==> flow/design.v <==
module rsmul (
    r_r, 
    r_i, 
    s_r, 
    mul_r, 
    mul_i
);
    input signed [5:0] r_r, r_i;
    input [1:0] s_r;
    output signed [8:0] mul_r, mul_i;
    wire signed [2:0] s;
    assign s = {1'b0, s_r};
    assign mul_r = s * r_r;
    assign mul_i = s * r_i;
endmodule
module ml_demodulator(
    i_clk,
    i_reset,
    i_trig,
    i_y_hat,
    i_r,
    i_rd_rdy,
    o_rd_vld,
    o_llr,
    o_hard_bit
);
input i_clk;
input i_reset;
input i_trig;
input [159:0] i_y_hat;
input [319:0] i_r;
input i_rd_rdy;
output o_rd_vld;
output [7:0] o_llr;
output o_hard_bit;
localparam IDLE = 0;
localparam R44_S = 4'd1;
localparam R33_S = 4'd2;
localparam R34_S = 4'd3;
localparam R22_S = 4'd4;
localparam BUF = 3'd1;
localparam CAL_AB = 3'd2;
localparam OUT = 3'd3;
localparam CAL_CD = 3'd4;
localparam CAL_EF = 3'd5;
localparam CAL_GH = 3'd6;
localparam COMPARE = 3'd7;
integer i, j, k, m, n, p, q;
wire       gclk1, gclk2, gclk3; 
wire [1:0] SQRT   = 2'b1_1;  
wire [39:0] r34, r23, r24, r12, r13, r14;
wire [19:0] r44, r33, r22, r11;
wire [39:0] y4, y3, y2, y1;
reg [9:0] r34_r_r, r24_r_r, r14_r_r, r23_r_r, r13_r_r, r12_r_r, r34_i_r, r24_i_r, r14_i_r, r23_i_r, r13_i_r, r12_i_r;
wire [9:0] r34_r_w, r24_r_w, r14_r_w, r23_r_w, r13_r_w, r12_r_w, r34_i_w, r24_i_w, r14_i_w, r23_i_w, r13_i_w, r12_i_w;
reg [9:0] r44_r_r, r33_r_r, r22_r_r, r11_r_r;
wire [9:0] r44_r_w, r33_r_w, r22_r_w, r11_r_w;
reg [7:0] y1_r_r, y2_r_r, y3_r_r, y4_r_r, y1_i_r, y2_i_r, y3_i_r, y4_i_r;
reg [7:0] y1_r_w, y2_r_w, y3_r_w, y4_r_w, y1_i_w, y2_i_w, y3_i_w, y4_i_w;
wire [8:0] rsmul_o_r, rsmul_o_i;
reg [5:0] rsmul_i_r_r, rsmul_i_r_i;
reg [1:0] rsmul_i_s_r;
reg [3:0] rs_state_r, rs_state_w;
reg [1:0] rs_count_r, rs_count_w;
reg [2:0] state_r, state_w;
reg [1:0] count_r, count_w;
reg [12:0] L_tmp_r[0:3];
reg [12:0] L_tmp_w[0:3];
reg [1:0] j2_path_r[0:3];
reg [1:0] j2_path_w[0:3];
reg [1:0] j1_path_r[0:3];
reg [1:0] j1_path_w[0:3];
reg [9:0] y_tmp_r, y_tmp_i;
reg [9:0] rs1r, rs1i, rs2r, rs2i, rs3r, rs3i, rs4r, rs4i;
reg [9:0] rs_other_r, rs_other_i;
reg signed [11:0] a, b;
reg signed [11:0] c, d;
reg signed [11:0] e[0:3];
reg signed [11:0] f[0:3];
reg signed [11:0] g[0:3];
reg signed [11:0] h[0:3];
reg [11:0] cal_tmp_r, cal_tmp_i;
reg [12:0] L_tmp1;
reg [12:0] L_tmp2;
reg [12:0] L_tmp3[0:3];
reg [12:0] L_tmp4[0:3];
reg [1:0] j3_r, j3_w, j4_r, j4_w, j2_r, j2_w, j1_r, j1_w;
reg [12:0] L_min1_r[0:3];
reg [12:0] L_min1_w[0:3];
reg [12:0] min_r;
reg [12:0] min_w;
reg [12:0] min_tmp[0:6];
reg [1:0] trace_r[0:3];
reg [1:0] trace_w[0:3];
reg [1:0] trace_tmp[0:2];
reg [143:0] output_buf_r, output_buf_w;
reg [7:0] buf_count_r, buf_count_w;
reg [7:0] buf_out_r, buf_out_w;
reg       gclk_detect_w, gclk_detect_r;
assign {r44, r34, r24, r14, r33, r23, r13, r22, r12, r11} = i_r;
assign {y4, y3, y2, y1} = i_y_hat;
assign r34_i_w = (i_trig) ? r34[39:30] : r34_i_r;
assign r34_r_w = (i_trig) ? r34[19:10] : r34_r_r;
assign r24_i_w = (i_trig) ? r24[39:30] : r24_i_r;
assign r24_r_w = (i_trig) ? r24[19:10] : r24_r_r;
assign r14_i_w = (i_trig) ? r14[39:30] : r14_i_r;
assign r14_r_w = (i_trig) ? r14[19:10] : r14_r_r;
assign r23_i_w = (i_trig) ? r23[39:32] : r23_i_r;
assign r23_r_w = (i_trig) ? r23[19:10] : r23_r_r;
assign r13_i_w = (i_trig) ? r13[39:30] : r13_i_r;
assign r13_r_w = (i_trig) ? r13[19:10] : r13_r_r;
assign r12_i_w = (i_trig) ? r12[39:30] : r12_i_r;
assign r12_r_w = (i_trig) ? r12[19:10] : r12_r_r;
assign r44_r_w = (i_trig) ? r44[19:10] : r44_r_r;
assign r33_r_w = (i_trig) ? r33[19:10] : r33_r_r;
assign r22_r_w = (i_trig) ? r22[19:10] : r22_r_r;
assign r11_r_w = (i_trig) ? r11[19:10] : r11_r_r;
assign o_llr = {o_hard_bit, 6'b0, 1'b1};
assign o_hard_bit = output_buf_r[buf_out_r];
assign o_rd_vld = i_rd_rdy & (buf_count_r != buf_out_r);
rsmul rsmul0(.r_r(rsmul_i_r_r), .r_i(rsmul_i_r_i), 
            .s_r(rsmul_i_s_r),  
            .mul_r(rsmul_o_r), .mul_i(rsmul_o_i));
always @(*) begin
    rs_state_w = rs_state_r;
    rs_count_w = rs_count_r;
    y4_i_w = y4_i_r;
    y4_r_w = y4_r_r;
    y3_i_w = y3_i_r;
    y3_r_w = y3_r_r;
    y2_i_w = y2_i_r;
    y2_r_w = y2_r_r;
    y1_i_w = y1_i_r;
    y1_r_w = y1_r_r;
    gclk_detect_w = 0;
    case (rs_state_r)
        IDLE: begin
            rsmul_i_r_i = 0;
            rsmul_i_r_r = 0;
            rsmul_i_s_r = 0;
            if (i_trig) begin
                rs_state_w = R44_S;
                y4_i_w = y4[38:33];
                y4_r_w = y4[18:13];
                y3_i_w = y3[38:33];
                y3_r_w = y3[18:13];
                y2_i_w = y2[38:33];
                y2_r_w = y2[18:13];
                y1_i_w = y1[38:33];
                y1_r_w = y1[18:13];
                gclk_detect_w = 1;
            end
            else rs_state_w = IDLE;
        end
        R44_S: begin
            gclk_detect_w = 1;
            rsmul_i_r_r = y4_r_r;
            rsmul_i_r_i = y4_i_r;
            rsmul_i_s_r = SQRT;
            y4_r_w = rsmul_o_r[7:0];
            y4_i_w = rsmul_o_i[7:0];
            rs_state_w = R33_S;
        end
        R33_S: begin
            gclk_detect_w = 1;
            rsmul_i_r_r = y3_r_r;
            rsmul_i_r_i = y3_i_r;
            rsmul_i_s_r = SQRT;
            y3_r_w = rsmul_o_r[7:0];
            y3_i_w = rsmul_o_i[7:0];
            rs_state_w = R34_S;
        end
        R34_S: begin
            gclk_detect_w = 1;
            rsmul_i_r_r = y2_r_r;
            rsmul_i_r_i = y2_i_r;
            rsmul_i_s_r = SQRT;
            y2_r_w = rsmul_o_r[7:0];
            y2_i_w = rsmul_o_i[7:0];
            rs_state_w = R22_S;
        end
        R22_S: begin
            gclk_detect_w = 1;
            rsmul_i_r_r = y1_r_r;
            rsmul_i_r_i = y1_i_r;
            rsmul_i_s_r = SQRT;
            y1_r_w = rsmul_o_r[7:0];
            y1_i_w = rsmul_o_i[7:0];
            rs_state_w = IDLE;
        end
        default: begin
            rs_state_w = rs_state_r;
            rs_count_w = rs_count_r;
            rsmul_i_r_i = 0;
            rsmul_i_r_r = 0;
            rsmul_i_s_r = 0;
        end
    endcase
end
always @(*) begin
    state_w = state_r;
    count_w = count_r;
    for (j = 0; j < 4; j = j + 1) begin
        L_tmp_w[j] = L_tmp_r[j];
        L_min1_w[j] = L_min1_r[j];
        trace_w[j] = trace_r[j];
        j2_path_w[j] = j2_path_r[j];
        j1_path_w[j] = j1_path_r[j];
    end
    j1_w = j1_r;
    j2_w = j2_r;
    j3_w = j3_r;
    j4_w = j4_r;
    min_w = min_r;
    output_buf_w = output_buf_r;
    buf_count_w = buf_count_r;
    rs4i = 0;
    y_tmp_r = 0;
    y_tmp_i = 0;
    rs_other_r = 0;
    rs_other_i = 0;
    rs4r = 0;
    case (state_r)
        IDLE: begin
            if (i_trig) begin
                state_w = BUF;
                count_w = 0;
            end
            else begin
                state_w = IDLE;
            end
        end
        BUF: begin
            if (count_r < 1) begin
                count_w = count_r + 1;
            end
            else begin
                count_w = 0;
                state_w = CAL_AB;
                j1_w = 0;
                j2_w = 0;
                j3_w = 0;
                j4_w = 0;
            end
        end
        CAL_AB: begin
            state_w = CAL_CD;
            y_tmp_r = {y4_r_r, 2'b0};
            y_tmp_i = {y4_i_r, 2'b0};
            rs4r = (r44_r_r ^ {{10{j4_r[0]}}, 1'b1});
            rs4i = (r44_r_r ^ {{10{j4_r[1]}}, 1'b1});
            rs_other_r = 0;
            rs_other_i = 0;
            a = $signed(y_tmp_r) - $signed(rs4r);
            b = $signed(y_tmp_i) - $signed(rs4i);
            if (a < 0) a = ~a;  
            if (b < 0) b = ~b;  
            L_tmp1 = a + b;
            L_tmp_w[0] = L_tmp1; 
            L_tmp_w[1] = L_tmp1; 
            L_tmp_w[2] = L_tmp1; 
            L_tmp_w[3] = L_tmp1; 
        end
        CAL_CD: begin
            state_w = CAL_EF;
            y_tmp_r = {y3_r_r, 2'b0};
            y_tmp_i = {y3_i_r, 2'b0};
            rs4r = (r34_r_r ^ {11{j4_r[0]}}) + (r34_i_r ^ {11{~j4_r[1]}});
            rs4i = (r34_r_r ^ {11{j4_r[1]}}) + (r34_i_r ^ {11{j4_r[0]}});
            cal_tmp_r = $signed(y_tmp_r) - $signed(rs4r);
            cal_tmp_i = $signed(y_tmp_i) - $signed(rs4i);
            for (m = 0; m < 4; m = m + 1) begin
                rs3r = r33_r_r ^ {11{m[0]}};
                rs3i = r33_r_r ^ {11{m[1]}};
                c = $signed(cal_tmp_r) - $signed(rs3r);
                d = $signed(cal_tmp_i) - $signed(rs3i);
                rs2r = 0;
                rs2i = 0;
                if (c < 0) c = ~c;  
                if (d < 0) d = ~d;  
                L_tmp2 = c + d;
                L_tmp_w[m] = L_tmp_r[m] + L_tmp2; 
            end
        end
        CAL_EF: begin
            j2_w = j2_r + 1;
            y_tmp_r = {y2_r_r, 2'b10};
            y_tmp_i = {y2_i_r, 2'b10};
            rs2r = r22_r_r ^ {11{j2_r[0]}};
            rs2i = r22_r_r ^ {11{j2_r[1]}};
            rs4r = (r24_r_r ^ {11{j4_r[0]}}) + (r24_i_r ^ {11{~j4_r[1]}});
            rs4i = (r24_r_r ^ {11{j4_r[1]}}) + (r24_i_r ^ {11{j4_r[0]}});
            cal_tmp_r = $signed(y_tmp_r) - $signed(rs4r) - $signed(rs2r);
            cal_tmp_i = $signed(y_tmp_i) - $signed(rs4i) - $signed(rs2i);
            for (m = 0; m < 4; m = m + 1) begin  
                rs3r = {r23_r_r ^ {{9{m[0]}}, 2'b0}} + {r23_i_r[7:0] ^ {9{~m[1]}}, 2'b00} ;
                rs3i = {r23_r_r[9:1] ^ {10{m[1]}}, 1'b0} + {r23_i_r[7:1] ^ {8{m[0]}}, 3'b0};
                e[m] = $signed(cal_tmp_r) - $signed(rs3r);
                f[m] = $signed(cal_tmp_i) - $signed(rs3i);
                if (e[m] < 0) e[m] = ~e[m];  
                if (f[m] < 0) f[m] = ~f[m];  
                L_tmp3[m] = e[m] + f[m];
                if (L_tmp3[m] <= L_min1_r[m] || j2_r == 2'b0) begin
                    L_min1_w[m] = L_tmp3[m];
                    j2_path_w[m] = j2_r;
                end
            end
            if (j2_r == 2'b11) begin
                state_w = CAL_GH;
            end
        end
        CAL_GH: begin
            if (count_r == 0 && j1_r == 0) begin
                L_tmp_w[0] = L_tmp_r[0] + L_min1_r[0];
                L_tmp_w[1] = L_tmp_r[1] + L_min1_r[1];
                L_tmp_w[2] = L_tmp_r[2] + L_min1_r[2];
                L_tmp_w[3] = L_tmp_r[3] + L_min1_r[3];
            end
            y_tmp_r = {y1_r_r, 2'b0};
            y_tmp_i = {y1_i_r, 2'b0};
            rs1r = r11_r_r ^ {11{j1_r[0]}};
            rs1i = r11_r_r ^ {11{j1_r[1]}};
            rs4r = (r14_r_r ^ {11{j4_r[0]}}) + (r14_i_r ^ {11{~j4_r[1]}});
            rs4i = (r14_r_r ^ {11{j4_r[1]}}) + (r14_i_r ^ {11{j4_r[0]}});
            cal_tmp_r = $signed(y_tmp_r) - $signed(rs4r) - $signed(rs1r);
            cal_tmp_i = $signed(y_tmp_i) - $signed(rs4i) - $signed(rs1i);
            if (count_r == 0) begin
                count_w = count_r + 1;
                for (m = 0; m < 2; m = m + 1) begin  
                    rs3r = (r13_r_r ^ {11{m[0]}}) + (r13_i_r ^ {11{~m[1]}});
                    rs3i = (r13_r_r ^ {11{m[1]}}) + (r13_i_r ^ {11{m[0]}});
                    rs2r = (r12_r_r ^ {11{j2_path_r[m][0]}}) + (r12_i_r ^ {11{~j2_path_r[m][1]}});
                    rs2i = (r12_r_r ^ {11{j2_path_r[m][1]}}) + (r12_i_r ^ {11{j2_path_r[m][0]}});
                    g[m] = $signed(cal_tmp_r) - $signed(rs2r) - $signed(rs3r);
                    h[m] = $signed(cal_tmp_i) - $signed(rs2i) - $signed(rs3i);
                    if (g[m] < 0) g[m] = ~g[m];  
                    if (h[m] < 0) h[m] = ~h[m];  
                    L_tmp4[m] = g[m] + h[m];
                    if (L_tmp4[m] <= L_min1_r[m] || j1_r == 2'b0) begin
                        L_min1_w[m] = L_tmp4[m];
                        j1_path_w[m] = j1_r;
                    end
                end
            end
            else begin
                count_w = 0;
                j1_w = j1_r + 1;
                for (m = 2; m < 4; m = m + 1) begin  
                    rs3r = (r13_r_r ^ {11{m[0]}}) + (r13_i_r ^ {11{~m[1]}});
                    rs3i = (r13_r_r ^ {11{m[1]}}) + (r13_i_r ^ {11{m[0]}});
                    rs2r = (r12_r_r ^ {11{j2_path_r[m][0]}}) + (r12_i_r ^ {11{~j2_path_r[m][1]}});
                    rs2i = (r12_r_r ^ {11{j2_path_r[m][1]}}) + (r12_i_r ^ {11{j2_path_r[m][0]}});
                    g[m] = $signed(cal_tmp_r) - $signed(rs2r) - $signed(rs3r);
                    h[m] = $signed(cal_tmp_i) - $signed(rs2i) - $signed(rs3i);
                    if (g[m] < 0) g[m] = ~g[m];  
                    if (h[m] < 0) h[m] = ~h[m];  
                    L_tmp4[m] = g[m] + h[m];
                    if (L_tmp4[m] <= L_min1_r[m] || j1_r == 2'b0) begin
                        L_min1_w[m] = L_tmp4[m];
                        j1_path_w[m] = j1_r;
                    end
                end
            end
            if (j1_r == 2'b11 && count_r[0] == 1'b1) begin
                state_w = COMPARE;
            end
        end
        COMPARE: begin
            j4_w = j4_r + 1;
            min_tmp[0] = L_tmp_r[0] + L_min1_r[0];
            min_tmp[1] = L_tmp_r[1] + L_min1_r[1];
            min_tmp[2] = L_tmp_r[2] + L_min1_r[2];
            min_tmp[3] = L_tmp_r[3] + L_min1_r[3];
            if (min_tmp[0] > min_tmp[1]) begin
                min_tmp[4] = min_tmp[1];
                trace_tmp[0] = 1;
            end
            else begin
                min_tmp[4] = min_tmp[0];
                trace_tmp[0] = 0;
            end
            if (min_tmp[2] > min_tmp[3]) begin
                min_tmp[5] = min_tmp[3];
                trace_tmp[1] = 3;
            end
            else begin
                min_tmp[5] = min_tmp[2];
                trace_tmp[1] = 2;
            end
            if (min_tmp[4] > min_tmp[5]) begin
                min_tmp[6] = min_tmp[5];
                trace_tmp[2] = trace_tmp[1];
            end
            else begin
                min_tmp[6] = min_tmp[4];
                trace_tmp[2] = trace_tmp[0];
            end
            if ((min_tmp[6] < min_r) || j4_r == 2'b0) begin
                min_w = min_tmp[6];
                trace_w[0] = j1_path_w[trace_tmp[2]];
                trace_w[1] = j2_path_r[trace_tmp[2]];
                trace_w[2] = trace_tmp[2];
                trace_w[3] = j4_r;
            end
            if (j4_r == 2'b11) begin
                state_w = OUT;
            end
            else begin
                state_w = CAL_AB;
            end
        end
        OUT: begin
            output_buf_w[buf_count_r] = trace_r[0][0];
            output_buf_w[buf_count_r + 1] = trace_r[0][1];
            output_buf_w[buf_count_r + 2] = trace_r[1][0];
            output_buf_w[buf_count_r + 3] = trace_r[1][1];
            output_buf_w[buf_count_r + 4] = trace_r[2][0];
            output_buf_w[buf_count_r + 5] = trace_r[2][1];
            output_buf_w[buf_count_r + 6] = trace_r[3][0];
            output_buf_w[buf_count_r + 7] = trace_r[3][1];
            if (buf_count_r != 8'd136) buf_count_w = buf_count_r + 8;
            else buf_count_w = 0;
            state_w = IDLE;
        end
        default: state_w = IDLE;
    endcase
end
always @(*) begin
    buf_out_w = buf_out_r;
    if (i_rd_rdy) begin
        if (o_rd_vld) begin
            if (buf_out_r == 8'd143) buf_out_w = 8'd0;
            else buf_out_w = buf_out_r + 1;
        end
    end
end
always @(posedge i_clk or posedge i_reset) begin
    if (i_reset) begin
        for (j = 0; j < 4; j = j + 1) begin
            L_tmp_r[j] <= 0;
            L_min1_r[j] <= 13'b1_1111_1111_1111;
            trace_r[j] <= 0;
            j2_path_r[j] <= 0;
            j1_path_r[j] <= 0;
        end
        r34_i_r <= 0;
        r34_r_r <= 0;
        r24_i_r <= 0;
        r24_r_r <= 0;
        r14_i_r <= 0;
        r14_r_r <= 0;
        r23_i_r <= 0;
        r23_r_r <= 0;
        r13_i_r <= 0;
        r13_r_r <= 0;
        r12_i_r <= 0;
        r12_r_r <= 0;
        r44_r_r <= 0;
        r33_r_r <= 0;
        r22_r_r <= 0;
        r11_r_r <= 0;
        y4_i_r <=  0;
        y4_r_r <=  0;
        y3_i_r <=  0;
        y3_r_r <=  0;
        y2_i_r <=  0;
        y2_r_r <=  0;
        y1_i_r <=  0;
        y1_r_r <=  0;
        rs_state_r <= IDLE;
        rs_count_r <= 0;
        state_r <= IDLE;
        count_r <= 0;
        j1_r <= 0;
        j2_r <= 0;
        j3_r <= 0;
        j4_r <= 0;
        min_r <= 0;
        output_buf_r <= 0;
        buf_count_r <= 0;
        buf_out_r <= 0;
        gclk_detect_r <= 0;
    end
    else begin
        for (j = 0; j < 4; j = j + 1) begin
            L_tmp_r[j] <= L_tmp_w[j];
            L_min1_r[j] <= L_min1_w[j];
            trace_r[j] <= trace_w[j];
            j2_path_r[j] <= j2_path_w[j];
            j1_path_r[j] <= j1_path_w[j];
        end
        r34_i_r <= r34_i_w;
        r34_r_r <= r34_r_w;
        r24_i_r <= r24_i_w;
        r24_r_r <= r24_r_w;
        r14_i_r <= r14_i_w;
        r14_r_r <= r14_r_w;
        r23_i_r <= r23_i_w;
        r23_r_r <= r23_r_w;
        r13_i_r <= r13_i_w;
        r13_r_r <= r13_r_w;
        r12_i_r <= r12_i_w;
        r12_r_r <= r12_r_w;
        r44_r_r <= r44_r_w;
        r33_r_r <= r33_r_w;
        r22_r_r <= r22_r_w;
        r11_r_r <= r11_r_w;
        y4_i_r <=  y4_i_w;
        y4_r_r <=  y4_r_w;
        y3_i_r <=  y3_i_w;
        y3_r_r <=  y3_r_w;
        y2_i_r <=  y2_i_w;
        y2_r_r <=  y2_r_w;
        y1_i_r <=  y1_i_w;
        y1_r_r <=  y1_r_w;
        rs_state_r <= rs_state_w;
        rs_count_r <= rs_count_w;
        state_r <= state_w;
        count_r <= count_w;
        j1_r <= j1_w;
        j2_r <= j2_w;
        j3_r <= j3_w;
        j4_r <= j4_w;
        min_r <= min_w;
        output_buf_r <= output_buf_w;
        buf_count_r <= buf_count_w;
        buf_out_r <= buf_out_w;
        gclk_detect_r <= gclk_detect_w;
    end
end
endmodule
== Tool chain data of ml_demodulator ==
The steps from the RTL of ml_demodulator to its reports follow in flow order.
Lines are those of the file above, counted from 1.
Operators carry their Yosys type and port widths (W data, S select, Z words).
Library cell names are shortened.
The mark - stands for no value.
Design
  top module: ml_demodulator
  clock port: i_clk
  standard-cell library: sky130hd
  library corner: tt_025C_1v80

== Word level ==
Source: Yosys, flattened and elaborated. Widths are those after wreduce. Registers that Yosys merges into a memory's read port (data or address) are not register bits. Print and check cells do not count.
Operators by class
  multipliers: 2
  mux-type cells: 128
  $lt $le $gt $ge: 35
  $add $sub $neg: 108
  reduce/logical cells: 58
  shift operators: 17
  equal/unequal tests: 37
  bitwise operators: 102
Operator list (number)
  $and A144 B144 Y144: 8
  $or A144 B144 Y144: 8
  $not A144 Y144: 8
  $shift A1 B33 Y144: 7
  $shift A1 B33 Y144 const A: 7
  $xor A10 B10 Y10: 34
  $mux W12: 26
  $sub A12 B10 Y12: 24
  $mux W13: 21
  $add A10 B10 Y10: 26
  $lt A12 B1 Y1 const B: 20
  $not A12 Y12: 20
  $neg A9 Y33: 7
  $add A12 B12 Y13: 13
  $pmux W13 S3: 4
  $shift A1 B9 Y144: 1
  $shift A1 B9 Y144 const A: 1
  $shiftx A144 B8 Y1: 1
  $mux W144: 1
  $pmux W8 S2: 8
  $add A13 B13 Y13: 8
  $le A13 B13 Y1: 8
  $pmux W13 S2: 4
  $sub A11 B10 Y12: 8
  $sub A10 B10 Y11: 8
  $mux W8: 11
  $mux W2: 35
  $mul A3 B6 Y8: 2
Other operator kinds: 52; their cells: 158.
Bit counts
  bits in registers: 538
  output and inout bits: 10
  input port bits: 484
  word-level cells: 541

== Depth ==
Longest topological path by Yosys (ltp), each cell counted once; first at word level (registers and memories cut), then after technology mapping (sequential cells cut; the memories' decode and read muxes count).
Logic depth
  depth in word-level cells: 20
  ABC_AREA: 0
  gate-level depth with buffers: 49
  depth with buffers taken out: 45

== Netlist ==
Source: synth_stat.txt of the flow (Yosys; design flattened, memories mapped). It holds for the ABC_AREA given above (unset counts as 0); a run with the other value may have another netlist.
Cells by type
  dfrtp_1: number 487, total area 1.22E+04 sq um
  ha_1: number 871, total area 1.09E+04 sq um
  xnor2_1: number 793, total area 6.95E+03 sq um
  fa_1: number 220, total area 4.4E+03 sq um
  xor2_1: number 407, total area 3.56E+03 sq um
  inv_1: number 740, total area 2.78E+03 sq um
  o21ai_0: number 469, total area 2.35E+03 sq um
  a21oi_1: number 452, total area 2262.17 sq um
  mux2_2: number 171, total area 1.93E+03 sq um
  nand2_1: number 490, total area 1.84E+03 sq um
  mux2i_1: number 153, total area 1.53E+03 sq um
  dfstp_2: number 54, total area 1.42E+03 sq um
  nor2_1: number 319, total area 1.2E+03 sq um
  o21bai_1: number 144, total area 1.08E+03 sq um
  mux4_2: number 47, total area 1.06E+03 sq um
  a21o_1: number 140, total area 1.05E+03 sq um
  clkbuf_1: number 145, total area 544.272 sq um
  nor2b_1: number 82, total area 512.992 sq um
Other cell types: 73; their cells: 882.
Synthesis totals
  buffers: 238
  sequential part of the area: 13605.5 sq um
  flip-flops: 541
  mapped area: 63601.0 sq um
  cells in the netlist: 7066
The figures by module come from a second, unflattened synthesis with its own total; it is not the netlist above.
Unflattened totals
  cell total of the unflattened synthesis: 7274
  area (unflattened synthesis): 65477.8 sq um
Rows give one instance, submodules left out.
Modules
  ml_demodulator: cells 7165, area 64649.5 sq um, times used 1, seq. area 13605.5 sq um
  rsmul: cells 109, area 828.3 sq um, times used 1, seq. area 0.0 sq um

== Worst setup path after synthesis ==
OpenSTA on the mapped netlist: ideal clock, no wires. The path of least setup slack (recovery checks aside). Input and output delay are each 20% of the period. Register names are those of the netlist, which keeps one name where synthesis merged equal registers.
Timing after synthesis
  path type: register to register
  start point: register j4_r[1]
  end point: register j2_path_r[2][0]
  buffers on the path: 4
  launch time at the first pin: 0.000 ns
  required time: 10.875 ns
  arrival: 10.156 ns
  setup time: 0.125 ns
  setup slack: 0.719 ns
  clock period: 11.0 ns
  driving pins on the path: 48
  path delay: 10.281 ns
  synthesis period reached: 10.281 ns
"path delay" is the arrival time less input delay plus setup time.
"driving pins on the path" counts driving pins, that of a launching flip-flop among them; a cell with two outputs on the path counts twice.
"synthesis period reached" is the clock period less the worst setup slack; recovery checks do not enter. This is arithmetic on one report: input and output delays are still those of the set period (20% each).
The rows between start and end are the longest chain of elaborated cells between them; the timing report does not say that the signal goes this way. Where chains are equally long, one stands for them.
Each line given opens the expression or statement behind the cell; cells for indexed reads and writes are added by Yosys, which also makes memories of some case tables.
Between the ends, after synthesis
  cell sequence: dfrtp_1 > clkbuf_1 > buf_1 > buf_1 > xnor2_1 > ha_1 > inv_1 > fa_1 > inv_1 > a21oi_1 > o21ai_0 > a21oi_1 > o21bai_1 > a21o_1 > a21oi_1 > xor2_1 > fa_1 > ha_1 > [12 not listed] > inv_1 > fa_1 > nor2b_1 > o21ai_0 > a21boi_0 > o21ai_0 > nor2b_1 > xnor2_1 > ha_1 > a21o_1 > a21o_1 > a21oi_1 > o21ai_0 > a21oi_1 > nor2b_1 > o31ai_1 > nor2b_1 > mux2_2
  cells in the longest elaborated chain: 13
  elaborated cells on any way between the ends: 24
  those cells by class: add/sub (9); compare (3); eq/ne (1); mux (4); logic (5); reduce/logical (2)
Ends and longest elaborated chain, after synthesis
  start: declaration: RTL line 87  | reg [1:0] j3_r, j3_w, j4_r, j4_w, j2_r, j2_w, j1_r, j1_w;
  start: assignment: RTL line 477  | j4_r <= 0;
  start: assignment: RTL line 523  | j4_r <= j4_w;
  $not A1 Y1: RTL line 291  | rs4r = (r24_r_r ^ {11{j4_r[0]}}) + (r24_i_r ^ {11{~j4_r[1]}});
  $xor A10 B10 Y10: RTL line 291
  $add A10 B10 Y10: RTL line 291
  $sub A10 B10 Y11: RTL line 293  | cal_tmp_r = $signed(y_tmp_r) - $signed(rs4r) - $signed(rs2r);
  $sub A11 B10 Y12: RTL line 293
  $sub A12 B10 Y12: RTL line 298  | e[m] = $signed(cal_tmp_r) - $signed(rs3r);
  $lt A12 B1 Y1: RTL line 300  | if (e[m] < 0) e[m] = ~e[m];
  $mux W12: RTL line 300
  $add A12 B12 Y13: RTL line 302  | L_tmp3[m] = e[m] + f[m];
  $le A13 B13 Y1: RTL line 303  | if (L_tmp3[m] <= L_min1_r[m] || j2_r == 2'b0) begin
  $logic_or A1 B1 Y1: RTL line 303
  $mux W2: RTL line 303
  $mux W2: RTL line 223  | case (state_r)
  end: assignment: RTL line 443  | j2_path_r[j] <= 0;
  end: assignment: RTL line 489  | j2_path_r[j] <= j2_path_w[j];
  end: declaration: RTL line 69  | reg [1:0] j2_path_r[0:3];

== Worst path after layout ==
From the final timing report of flow run 1: the path of least setup slack in the routed layout; clock arrival at registers is part of the times.
Timing post-layout
  path type: register to register
  start point: register j4_r[1]
  end point: register j2_path_r[1][0]
  setup time: 0.07 ns
  buffers on the path: 4
  arrival: 9.91 ns
  launch time at the first pin: 0.65 ns
  required time: 9.09 ns
  driving pins on the path: 45
  clock period: 8.51 ns
  setup slack: -0.82 ns
The rows between start and end are the longest chain of elaborated cells between them; the timing report does not say that the signal goes this way. Where chains are equally long, one stands for them.
Between the ends, post-layout
  cell sequence: dfrtp_4 > buf_4 > xnor2_2 > ha_2 > inv_2 > fa_2 > inv_1 > a21oi_2 > o21ai_2 > a21oi_1 > o21bai_1 > a21o_1 > a21oi_2 > xor2_2 > fa_1 > ha_1 > ha_2 > or4_4 > [9 not listed] > ha_2 > inv_1 > fa_2 > nor2b_2 > o21ai_1 > a21boi_1 > o21ai_2 > a21oi_2 > a31oi_1 > xnor2_1 > ha_1 > nand4_1 > nor4_1 > or4_1 > a21oi_4 > buf_6 > nor2_2 > mux2_2
  cells in the longest elaborated chain: 13
  elaborated cells on any way between the ends: 24
  those cells by class: add/sub (9); compare (3); eq/ne (1); mux (4); logic (5); reduce/logical (2)
Ends and longest elaborated chain, post-layout
  start: declaration: RTL line 87  | reg [1:0] j3_r, j3_w, j4_r, j4_w, j2_r, j2_w, j1_r, j1_w;
  start: assignment: RTL line 477  | j4_r <= 0;
  start: assignment: RTL line 523  | j4_r <= j4_w;
  $not A1 Y1: RTL line 291  | rs4r = (r24_r_r ^ {11{j4_r[0]}}) + (r24_i_r ^ {11{~j4_r[1]}});
  $xor A10 B10 Y10: RTL line 291
  $add A10 B10 Y10: RTL line 291
  $sub A10 B10 Y11: RTL line 293  | cal_tmp_r = $signed(y_tmp_r) - $signed(rs4r) - $signed(rs2r);
  $sub A11 B10 Y12: RTL line 293
  $sub A12 B10 Y12: RTL line 298  | e[m] = $signed(cal_tmp_r) - $signed(rs3r);
  $lt A12 B1 Y1: RTL line 300  | if (e[m] < 0) e[m] = ~e[m];
  $mux W12: RTL line 300
  $add A12 B12 Y13: RTL line 302  | L_tmp3[m] = e[m] + f[m];
  $le A13 B13 Y1: RTL line 303  | if (L_tmp3[m] <= L_min1_r[m] || j2_r == 2'b0) begin
  $logic_or A1 B1 Y1: RTL line 303
  $mux W2: RTL line 303
  $mux W2: RTL line 223  | case (state_r)
  end: assignment: RTL line 443  | j2_path_r[j] <= 0;
  end: assignment: RTL line 489  | j2_path_r[j] <= j2_path_w[j];
  end: declaration: RTL line 69  | reg [1:0] j2_path_r[0:3];

Appendix: measured runs

Measured results for ml_demodulator: 3 stored runs of the Yosys and OpenROAD flow on sky130hd. The settings differ; the order carries no meaning. The constraints put input and output delay at 20% of the set period each and load the outputs with 0.01 pF.
"achieved clock period": clock period set for the run, less the worst setup slack. It is reckoned from that one timing run; input and output delays stay at 20% of the period that was set.
"worst setup path time" = time allowed to the worst setup path (clock period - input delay - output delay, where it has them) - its slack; a late launch clock adds to it, a late capture clock takes from it.
[flow run 1] settings: ABC_AREA=0, CAP_MARGIN=10, CORE_ASPECT_RATIO=1.2, CORE_MARGIN=7, CTS_CLUSTER_DIAMETER=324, CTS_CLUSTER_SIZE=71, MAX_ROUTING_LAYER=met5, SLEW_MARGIN=0, TNS_END_PERCENT=30, period_ns=8.51, CORE_UTILIZATION=40
[flow run 1] result: chip area after synthesis (Yosys) 63601.0 sq um, die area 170411.0 sq um, standard-cell area of the final layout 79173.4 sq um, utilization 0.501, worst setup slack after layout -0.821 ns, total negative slack -44.297 ns, worst hold slack 0.511 ns, achieved clock period 9.331 ns, worst setup path time 9.33 ns, worst setup path kind register to register
[flow run 2] settings: CORE_UTILIZATION=40, PLACE_DENSITY=0.6, period_ns=10.7, CAP_MARGIN=20, CORE_MARGIN=2, SLEW_MARGIN=20
[flow run 2] result: chip area after synthesis (Yosys) 63601.0 sq um, die area 162208.0 sq um, standard-cell area of the final layout 71252.1 sq um, utilization 0.45, worst setup slack after layout 0.433 ns, total negative slack 0.000 ns, worst hold slack 0.473 ns, achieved clock period 10.267 ns, worst setup path time 10.27 ns, worst setup path kind register to register
[flow run 3] settings: ABC_AREA=0, CORE_MARGIN=7, CTS_CLUSTER_DIAMETER=324, CTS_CLUSTER_SIZE=71, MAX_ROUTING_LAYER=met4, SLEW_MARGIN=0, TNS_END_PERCENT=30, period_ns=8.51, CAP_MARGIN=20, CORE_UTILIZATION=40
[flow run 3] result: chip area after synthesis (Yosys) 63601.0 sq um, die area 170363.0 sq um, standard-cell area of the final layout 80649.8 sq um, utilization 0.51, worst setup slack after layout -0.858 ns, total negative slack -46.063 ns, worst hold slack 0.503 ns, achieved clock period 9.368 ns, worst setup path time 9.37 ns, worst setup path kind register to register
